==> flow/design.v <==
module aoc_solver_top #(
    parameter WIDTH    = 32,
    parameter HEIGHT   = 32,
    parameter LOG_SIZE = 10
) (
    input         clear,
    input         clock,
    input  [31:0] reg_wdata,
    input         reg_write_strobe,
    input  [3:0]  reg_addr,
    output [31:0] reg_rdata
);
    localparam LATENCY = WIDTH + 5;
    localparam CELLS   = WIDTH * HEIGHT;
    localparam [2:0] S_START    = 3'd0;
    localparam [2:0] S_LOAD     = 3'd1;
    localparam [2:0] S_PROCESS  = 3'd2;
    localparam [2:0] S_CHECK    = 3'd3;
    localparam [2:0] S_FINISHED = 3'd4;
    reg  [LOG_SIZE-1:0] ram_write_addr;
    wire ram_write_en = reg_write_strobe & (reg_addr == 4'd3);
    wire start        = reg_write_strobe & (reg_addr == 4'd0) & reg_wdata[0];
    always @(posedge clock)
        if (clear)
            ram_write_addr <= {LOG_SIZE{1'b0}};
        else if (reg_write_strobe & (reg_addr == 4'd2))
            ram_write_addr <= reg_wdata[LOG_SIZE-1:0];
    reg [2:0]          state;
    reg [LOG_SIZE-1:0] x_count, y_count, read_addr;
    reg [15:0]         total_removed;
    reg                has_changed;
    wire in_load      = (state == S_LOAD);
    wire in_process   = (state == S_PROCESS);
    wire enable_shift = in_load | in_process;
    reg mem [0:(1<<LOG_SIZE)-1];
    reg rd_q0, rd_q1, rd_q2;
    always @(posedge clock)
        if (clear) begin
            rd_q0 <= 1'b0;
            rd_q1 <= 1'b0;
            rd_q2 <= 1'b0;
        end else begin
            rd_q0 <= mem[read_addr];
            rd_q1 <= rd_q0;
            rd_q2 <= rd_q1;
        end
    wire row0 = rd_q2;
    reg [WIDTH-1:0] line1, line2;
    wire row1 = line1[WIDTH-1];
    wire row2 = line2[WIDTH-1];
    reg r0c1, r0c2, r1c1, r1c2, r2c1, r2c2;
    always @(posedge clock)
        if (clear) begin
            line1 <= {WIDTH{1'b0}};
            line2 <= {WIDTH{1'b0}};
            {r0c1, r0c2, r1c1, r1c2, r2c1, r2c2} <= 6'd0;
        end else if (enable_shift) begin
            line1 <= {line1[WIDTH-2:0], row0};
            line2 <= {line2[WIDTH-2:0], row1};
            r0c1 <= row0; r0c2 <= r0c1;
            r1c1 <= row1; r1c2 <= r1c1;
            r2c1 <= row2; r2c2 <= r2c1;
        end
    reg [LOG_SIZE-1:0] cur_x_pipe [0:LATENCY-2];
    reg [LOG_SIZE-1:0] cur_y_pipe [0:LATENCY-2];
    reg [LOG_SIZE-1:0] waddr_pipe [0:LATENCY-1];
    integer i;
    always @(posedge clock)
        if (clear) begin
            for (i = 0; i < LATENCY - 1; i = i + 1) begin
                cur_x_pipe[i] <= {LOG_SIZE{1'b0}};
                cur_y_pipe[i] <= {LOG_SIZE{1'b0}};
            end
            for (i = 0; i < LATENCY; i = i + 1)
                waddr_pipe[i] <= {LOG_SIZE{1'b0}};
        end else begin
            cur_x_pipe[0] <= x_count;
            cur_y_pipe[0] <= y_count;
            for (i = 1; i < LATENCY - 1; i = i + 1) begin
                cur_x_pipe[i] <= cur_x_pipe[i-1];
                cur_y_pipe[i] <= cur_y_pipe[i-1];
            end
            waddr_pipe[0] <= read_addr;
            for (i = 1; i < LATENCY; i = i + 1)
                waddr_pipe[i] <= waddr_pipe[i-1];
        end
    wire [LOG_SIZE-1:0] cur_x      = cur_x_pipe[LATENCY-2];
    wire [LOG_SIZE-1:0] cur_y      = cur_y_pipe[LATENCY-2];
    wire [LOG_SIZE-1:0] write_addr = waddr_pipe[LATENCY-1];
    wire is_left   = (cur_x == 0);
    wire is_right  = (cur_x == WIDTH - 1);
    wire is_top    = (cur_y == 0);
    wire is_bottom = (cur_y == HEIGHT - 1);
    wire n_ul = r2c2 & ~(is_top | is_left);
    wire n_u  = r2c1 & ~is_top;
    wire n_ur = row2 & ~(is_top | is_right);
    wire n_l  = r1c2 & ~is_left;
    wire n_r  = row1 & ~is_right;
    wire n_dl = r0c2 & ~(is_bottom | is_left);
    wire n_d  = r0c1 & ~is_bottom;
    wire n_dr = row0 & ~(is_bottom | is_right);
    wire [3:0] count_now = n_ul + n_u + n_ur + n_l + n_r + n_dl + n_d + n_dr;
    reg [3:0] neighbours_count;
    reg       center_delayed;
    always @(posedge clock)
        if (clear) begin
            neighbours_count <= 4'd0;
            center_delayed   <= 1'b0;
        end else if (enable_shift) begin
            neighbours_count <= count_now;
            center_delayed   <= r1c1;
        end
    wire remove    = in_process & center_delayed & (neighbours_count < 4'd4);
    wire advancing = in_load | (in_process & (read_addr < CELLS));
    wire                mem_we    = ram_write_en | remove;
    wire [LOG_SIZE-1:0] mem_waddr = remove ? write_addr : ram_write_addr;
    wire                mem_wdata = remove ? 1'b0 : reg_wdata[0];
    always @(posedge clock)
        if (mem_we)
            mem[mem_waddr] <= mem_wdata;
    always @(posedge clock)
        if (clear) begin
            state         <= S_START;
            x_count       <= {LOG_SIZE{1'b0}};
            y_count       <= {LOG_SIZE{1'b0}};
            read_addr     <= {LOG_SIZE{1'b0}};
            total_removed <= 16'd0;
            has_changed   <= 1'b0;
        end else begin
            if (advancing) begin
                read_addr <= read_addr + 1'b1;
                if (x_count == WIDTH - 1) begin
                    x_count <= {LOG_SIZE{1'b0}};
                    y_count <= y_count + 1'b1;
                end else
                    x_count <= x_count + 1'b1;
            end
            case (state)
                S_START:
                    if (start) begin
                        total_removed <= 16'd0;
                        read_addr     <= {LOG_SIZE{1'b0}};
                        x_count       <= {LOG_SIZE{1'b0}};
                        y_count       <= {LOG_SIZE{1'b0}};
                        has_changed   <= 1'b0;
                        state         <= S_LOAD;
                    end
                S_LOAD:
                    if (read_addr == LATENCY - 1)
                        state <= S_PROCESS;
                S_PROCESS: begin
                    if (remove) begin
                        has_changed   <= 1'b1;
                        total_removed <= total_removed + 16'd1;
                    end
                    if (write_addr == CELLS - 1)
                        state <= S_CHECK;
                end
                S_CHECK:
                    if (has_changed) begin
                        has_changed <= 1'b0;
                        read_addr   <= {LOG_SIZE{1'b0}};
                        x_count     <= {LOG_SIZE{1'b0}};
                        y_count     <= {LOG_SIZE{1'b0}};
                        state       <= S_LOAD;
                    end else
                        state <= S_FINISHED;
                default: ;
            endcase
        end
    wire done = (state == S_FINISHED);
    assign reg_rdata = (reg_addr == 4'd1) ? {total_removed, 15'd0, done} : 32'd0;
endmodule
Lab notebook: aoc_solver_top

* Step by step through the tools: aoc_solver_top
Each step is given for the RTL above and for the edited RTL.
"unedited" refers to lines of the RTL above, "edited" to lines of the edited file.
"difference": "edited" minus "unedited" as printed here. "rel. change": 100 x difference / "unedited".
Operators carry their Yosys type and port widths (W data, S select, Z words).
Library cell names are shortened.
The mark -- stands for no value.
- Top module :: aoc_solver_top
- Clock input :: clock
- Cell library :: sky130hd
- Corner :: tt_025C_1v80

* Edit of the RTL
The edit as a unified diff against the file above.
A script made this edit. It changes what the design does and was not meant as an optimisation.
#+begin_src diff
@@ -39,10 +39,9 @@
             rd_q0 <= 1'b0;
             rd_q1 <= 1'b0;
-            rd_q2 <= 1'b0;
         end else begin
             rd_q0 <= mem[read_addr];
             rd_q1 <= rd_q0;
-            rd_q2 <= rd_q1;
         end
+    always @(*) rd_q2 = rd_q1;
     wire row0 = rd_q2;
     reg [WIDTH-1:0] line1, line2;
#+end_src

* Elaborated design
Source: Yosys, flattened and elaborated. Widths are those after wreduce. Print and check cells do not count. Equal cells are merged and count once.
Yosys's memory passes give these memory sizes; they may raise the number of words (mostly to a power of two), join words into wider ones and drop unused or constant bits.
** Storage and ports
- register bits :: unedited 1226, edited 1225, difference -1, rel. change -0.08%
- RAM bits :: unedited 1024, edited 1024, difference 0, rel. change 0.00%
- clocked read ports x word width :: unedited 1, edited 1, difference 0, rel. change 0.00%
- memories kept :: unedited 1, edited 1, difference 0, rel. change 0.00%
- bits of input ports :: unedited 39, edited 39, difference 0, rel. change 0.00%
- elaborated cells :: unedited 228, edited 227, difference -1, rel. change -0.44%
** Memory list
- shape (words x width / read and write ports) :: unedited mem 1024 x 1 bit 1R1W, edited mem 1024 x 1 bit 1R1W
** Cells by class
- $add $sub $neg :: unedited 11, edited 11, difference 0, rel. change 0.00%
- order comparisons :: unedited 2, edited 2, difference 0, rel. change 0.00%
- equal/unequal tests :: unedited 16, edited 16, difference 0, rel. change 0.00%
- muxes and demuxes :: unedited 31, edited 31, difference 0, rel. change 0.00%
- bitwise logic cells :: unedited 30, edited 30, difference 0, rel. change 0.00%
- reduce/logical cells :: unedited 10, edited 10, difference 0, rel. change 0.00%
Unchanged operator kinds not shown: 37.

* Depth
Longest topological path by Yosys (ltp), each cell counted once; first at word level (registers and memories cut), then after technology mapping (sequential cells cut; the memories' decode and read muxes count).
** Depth
- depth after elaboration :: unedited 11, edited 11, difference 0, rel. change 0.00%
- ABC_AREA :: unedited 0, edited 0
- depth in mapped cells :: unedited 16, edited 16, difference 0, rel. change 0.00%

* Netlist
Source: synth_stat.txt of the flow (Yosys; design flattened, memories mapped). It holds for the ABC_AREA given above (unset counts as 0); a run with the other value may have another netlist.
** Cell types
- mux2i_1 :: unedited 121, edited 233, difference +112, rel. change +92.56%
- mux2_2 :: unedited 69, edited 9, difference -60, rel. change -86.96%
- mux4_2 :: unedited 172, edited 127, difference -45, rel. change -26.16%
- o21ai_0 :: unedited 23, edited 48, difference +25, rel. change +108.70%
- a221oi_1 :: unedited 22, edited 47, difference +25, rel. change +113.64%
- o221ai_1 :: unedited 40, edited 59, difference +19, rel. change +47.50%
- mux4_1 :: unedited 9, edited 25, difference +16, rel. change +177.78%
- buf_8 :: unedited 2, edited 18, difference +16, rel. change +800.00%
- nor2_1 :: unedited 1127, edited 1112, difference -15, rel. change -1.33%
- a21oi_1 :: unedited 103, edited 116, difference +13, rel. change +12.62%
- o22ai_1 :: unedited 19, edited 6, difference -13, rel. change -68.42%
- nor3_1 :: unedited 22, edited 11, difference -11, rel. change -50.00%
- a211oi_1 :: unedited 6, edited 17, difference +11, rel. change +183.33%
- and2_1 :: unedited 28, edited 38, difference +10, rel. change +35.71%
- nand2_1 :: unedited 278, edited 270, difference -8, rel. change -2.88%
- a22oi_1 :: unedited 19, edited 11, difference -8, rel. change -42.11%
- a211o_1 :: unedited 9, edited 1, difference -8, rel. change -88.89%
- clkbuf_1 :: unedited 334, edited 341, difference +7, rel. change +2.10%
Unchanged cell types not shown: 14.
The list need not be complete.
** Synthesis totals
- cell count :: unedited 6130, edited 6170, difference +40, rel. change +0.65%
- mapped area (µm²) :: unedited 79269.8, edited 79429.9, difference +160.1, rel. change +0.20%
- sequential area (µm²) :: unedited 55233.0, edited 55213.0, difference -20.0, rel. change -0.04%
- mapped flip-flops :: unedited 2247, edited 2246, difference -1, rel. change -0.04%
- buffers :: unedited 473, edited 478, difference +5, rel. change +1.06%

* Path before layout
OpenSTA on the mapped netlist: ideal clock, no wires. The path of least setup slack (recovery checks aside). Input and output delay are each 20% of the period. Register names are those of the netlist, which keeps one name where synthesis merged equal registers.
** Timing path post-synthesis
- path type :: unedited in2reg, edited in2reg
- from :: unedited input port reg_wdata[0], edited input port reg_wdata[0]
- to :: unedited memory mem[0], edited memory mem[0]
- period (ps) :: unedited 5000, edited 5000, difference 0, rel. change 0.00%
- input delay (ps) :: unedited 1000, edited 1000, difference 0, rel. change 0.00%
- setup time (ps) :: unedited 4966, edited 4966, difference 0
- arrival time (ps) :: unedited 24582, edited 24492, difference -90, rel. change -0.37%
- setup slack (ps) :: unedited -24548, edited -24458, difference +90
- path delay (ps) :: unedited 28548, edited 28458, difference -90, rel. change -0.32%
- stages on the path :: unedited 2, edited 2, difference 0, rel. change 0.00%
- path buffers :: unedited 0, edited 0, difference 0
- synthesis period reached (ps) :: unedited 29548, edited 29458, difference -90, rel. change -0.30%
"path delay" = arrival - input delay + setup time.
"stages on the path" counts driving pins, that of a launching flip-flop among them; a cell with two outputs on the path counts twice.
"synthesis period reached" is the clock period less the worst setup slack; recovery checks do not enter. This is arithmetic on one report: input and output delays are still those of the set period (20% each).
Between the ends stands the longest chain of elaborated cells between them, by number of cells; it is not shown to be the way that was timed. Of several equally long chains one is given.
A line is the first line of the expression or statement that the cell stems from. Yosys adds cells for indexed reads and writes and turns some case tables into memories.
Between the ends, post-synthesis, unedited:
- Path through :: inv_1 -> nor2_1
- Length of the longest elaborated chain :: 2
** RTL lines, path post-synthesis, unedited
- start, declared :: line 8 : input  [31:0] reg_wdata,
- $mux W1 :: line 117 : wire                mem_wdata = remove ? 1'b0 : reg_wdata[0];
- $mux W1 :: line 119 : if (mem_we)
- end, declared :: line 35 : reg mem [0:(1<<LOG_SIZE)-1];
Between the ends, post-synthesis, edited:
- Path through :: inv_1 -> nor2_1
- Length of the longest elaborated chain :: 2
** RTL lines, path post-synthesis, edited
- start, declared :: line 8 : input  [31:0] reg_wdata,
- $mux W1 :: line 116 : wire                mem_wdata = remove ? 1'b0 : reg_wdata[0];
- $mux W1 :: line 118 : if (mem_we)
- end, declared :: line 35 : reg mem [0:(1<<LOG_SIZE)-1];

* Path in the finished layout
From the final timing report of the runs of set A: the path of least setup slack in the routed layout; clock arrival at registers is part of the times.
The path's times are printed in steps of 10 ps; the period is the one set.
** Timing path post-layout
- path type :: unedited reg2reg, edited reg2reg
- from :: unedited register read_addr[0], edited register cur_x_pipe[35][7]
- to :: unedited register rd_q0, edited register neighbours_count[3]
- period (ps) :: unedited 4000, edited 4000, difference 0, rel. change 0.00%
- setup time (ps) :: unedited 150, edited 150, difference 0
- arrival time (ps) :: unedited 4450, edited 4460, difference +10, rel. change +0.22%
- setup slack (ps) :: unedited 210, edited 200, difference -10
- stages on the path :: unedited 11, edited 17, difference +6, rel. change +54.55%
- path buffers :: unedited 3, edited 1, difference -2, rel. change -66.67%
Between the ends stands the longest chain of elaborated cells between them, by number of cells; it is not shown to be the way that was timed. Of several equally long chains one is given.
At most two assigning lines are given for a register; there are more.
Between the ends, post-layout, unedited:
- Path through :: dfxtp_4 -> buf_12 -> buf_12 -> buf_4 -> mux4_2 -> a22oi_1 -> nand3_1 -> nand2_1 -> a21oi_1 -> nor4_1 -> o31ai_1
** RTL lines, path post-layout, unedited
- start, declared :: line 29 : reg [LOG_SIZE-1:0] x_count, y_count, read_addr;
- start, assigned :: line 126 : read_addr     <= {LOG_SIZE{1'b0}};
- start, assigned :: line 131 : read_addr <= read_addr + 1'b1;
- end, declared :: line 36 : reg rd_q0, rd_q1, rd_q2;
unedited: No chain of elaborated cells between the ends is given.
Between the ends, post-layout, edited:
- Path through :: dfxtp_1 -> or4_1 -> nor2_2 -> nand3_1 -> and2_1 -> fa_1 -> inv_1 -> fa_1 -> fa_1 -> inv_1 -> ha_1 -> nand2_1 -> nor2_1 -> a31oi_2 -> buf_4 -> nand3b_1 -> a21oi_1
- Length of the longest elaborated chain :: 11
** RTL lines, path post-layout, edited
- start, declared :: line 63 : reg [LOG_SIZE-1:0] cur_x_pipe [0:LATENCY-2];
- start, assigned :: line 70 : cur_x_pipe[i] <= {LOG_SIZE{1'b0}};
- start, assigned :: line 79 : cur_x_pipe[i] <= cur_x_pipe[i-1];
- $logic_not A10 Y1 :: line 89 : wire is_left   = (cur_x == 0);
- $or A1 B1 Y1 :: line 93 : wire n_ul = r2c2 & ~(is_top | is_left);
- $not A1 Y1 :: line 93
- $and A1 B1 Y1 :: line 93
- $add A1 B1 Y2 :: line 101 : wire [3:0] count_now = n_ul + n_u + n_ur + n_l + n_r + n_dl + n_d + n_dr;
- $add A2 B1 Y3 :: line 101
- $add A3 B1 Y4 :: line 101
- $add A4 B1 Y4 (4 in a row) :: line 101
- end, assigned :: line 106 : neighbours_count <= 4'd0;
- end, assigned :: line 109 : neighbours_count <= count_now;
- end, declared :: line 102 : reg [3:0] neighbours_count;

* Flow runs
Runs of the flow (Yosys, OpenROAD) on both versions; the two runs of a pair have the same settings. The constraints put input and output delay at 20% of the set period each and load the outputs with 0.01 pF.
Settings, set A:
- period_ns :: 4.0
- CAP_MARGIN :: 20
- CORE_MARGIN :: 2
- CORE_UTILIZATION :: 40
- SLEW_MARGIN :: 20
** Final reports, set A
- post-synthesis cell area (µm²) :: unedited 79269.8, edited 79429.9, difference +160.1, rel. change +0.20%
- area of the die (µm²) :: unedited 201749.0, edited 202154.0, difference +405.0, rel. change +0.20%
- standard-cell area after layout (µm²) :: unedited 90808.3, edited 90145.2, difference -663.1, rel. change -0.73%
- utilization after layout (%) :: unedited 46.0, edited 45.7, difference -0.3
- smallest setup slack (ps) :: unedited 210, edited 202, difference -8
- total negative slack on setup checks (ps) :: unedited 0, edited 0, difference 0
- lowest hold slack (ps) :: unedited 415, edited 377, difference -38
- total power after layout (mW) :: unedited 45.565, edited 44.797, difference -0.768, rel. change -1.69%
- achieved clock period (ps) :: unedited 3790, edited 3798, difference +8, rel. change +0.21%
Settings, set B:
- CELL_PAD_IN_SITES_GLOBAL_PLACEMENT :: 1
- CORE_ASPECT_RATIO :: 0.62
- CORE_UTILIZATION :: 68
- CTS_CLUSTER_DIAMETER :: 222
- GPL_TIMING_DRIVEN :: 0
- MIN_ROUTING_LAYER :: met1
- PLACE_DENSITY_LB_ADDON :: 0.09
- SETUP_SLACK_MARGIN :: 0.15
- TNS_END_PERCENT :: 15
- period_ns :: 2.73
- CAP_MARGIN :: 20
- CORE_MARGIN :: 2
- SLEW_MARGIN :: 20
** Final reports, set B
- post-synthesis cell area (µm²) :: unedited 79269.8, edited 79429.9, difference +160.1, rel. change +0.20%
- area of the die (µm²) :: unedited 119399.0, edited 119636.0, difference +237.0, rel. change +0.20%
- standard-cell area after layout (µm²) :: unedited 91621.6, edited 95869.4, difference +4247.8, rel. change +4.64%
- utilization after layout (%) :: unedited 79.4, edited 83.0, difference +3.6
- smallest setup slack (ps) :: unedited -1440, edited -1578, difference -138
- total negative slack on setup checks (ps) :: unedited -4053, edited -166066, difference -162013
- lowest hold slack (ps) :: unedited 276, edited 117, difference -159
- total power after layout (mW) :: unedited 63.093, edited 63.496, difference +0.403, rel. change +0.64%
- achieved clock period (ps) :: unedited 4170, edited 4308, difference +138, rel. change +3.31%
"achieved clock period" means the clock period less the worst setup slack. The figure is calculated, with input and output delays left at 20% of the set period.
"total power after layout" is the tool's figure for a default switching activity; nothing was simulated.
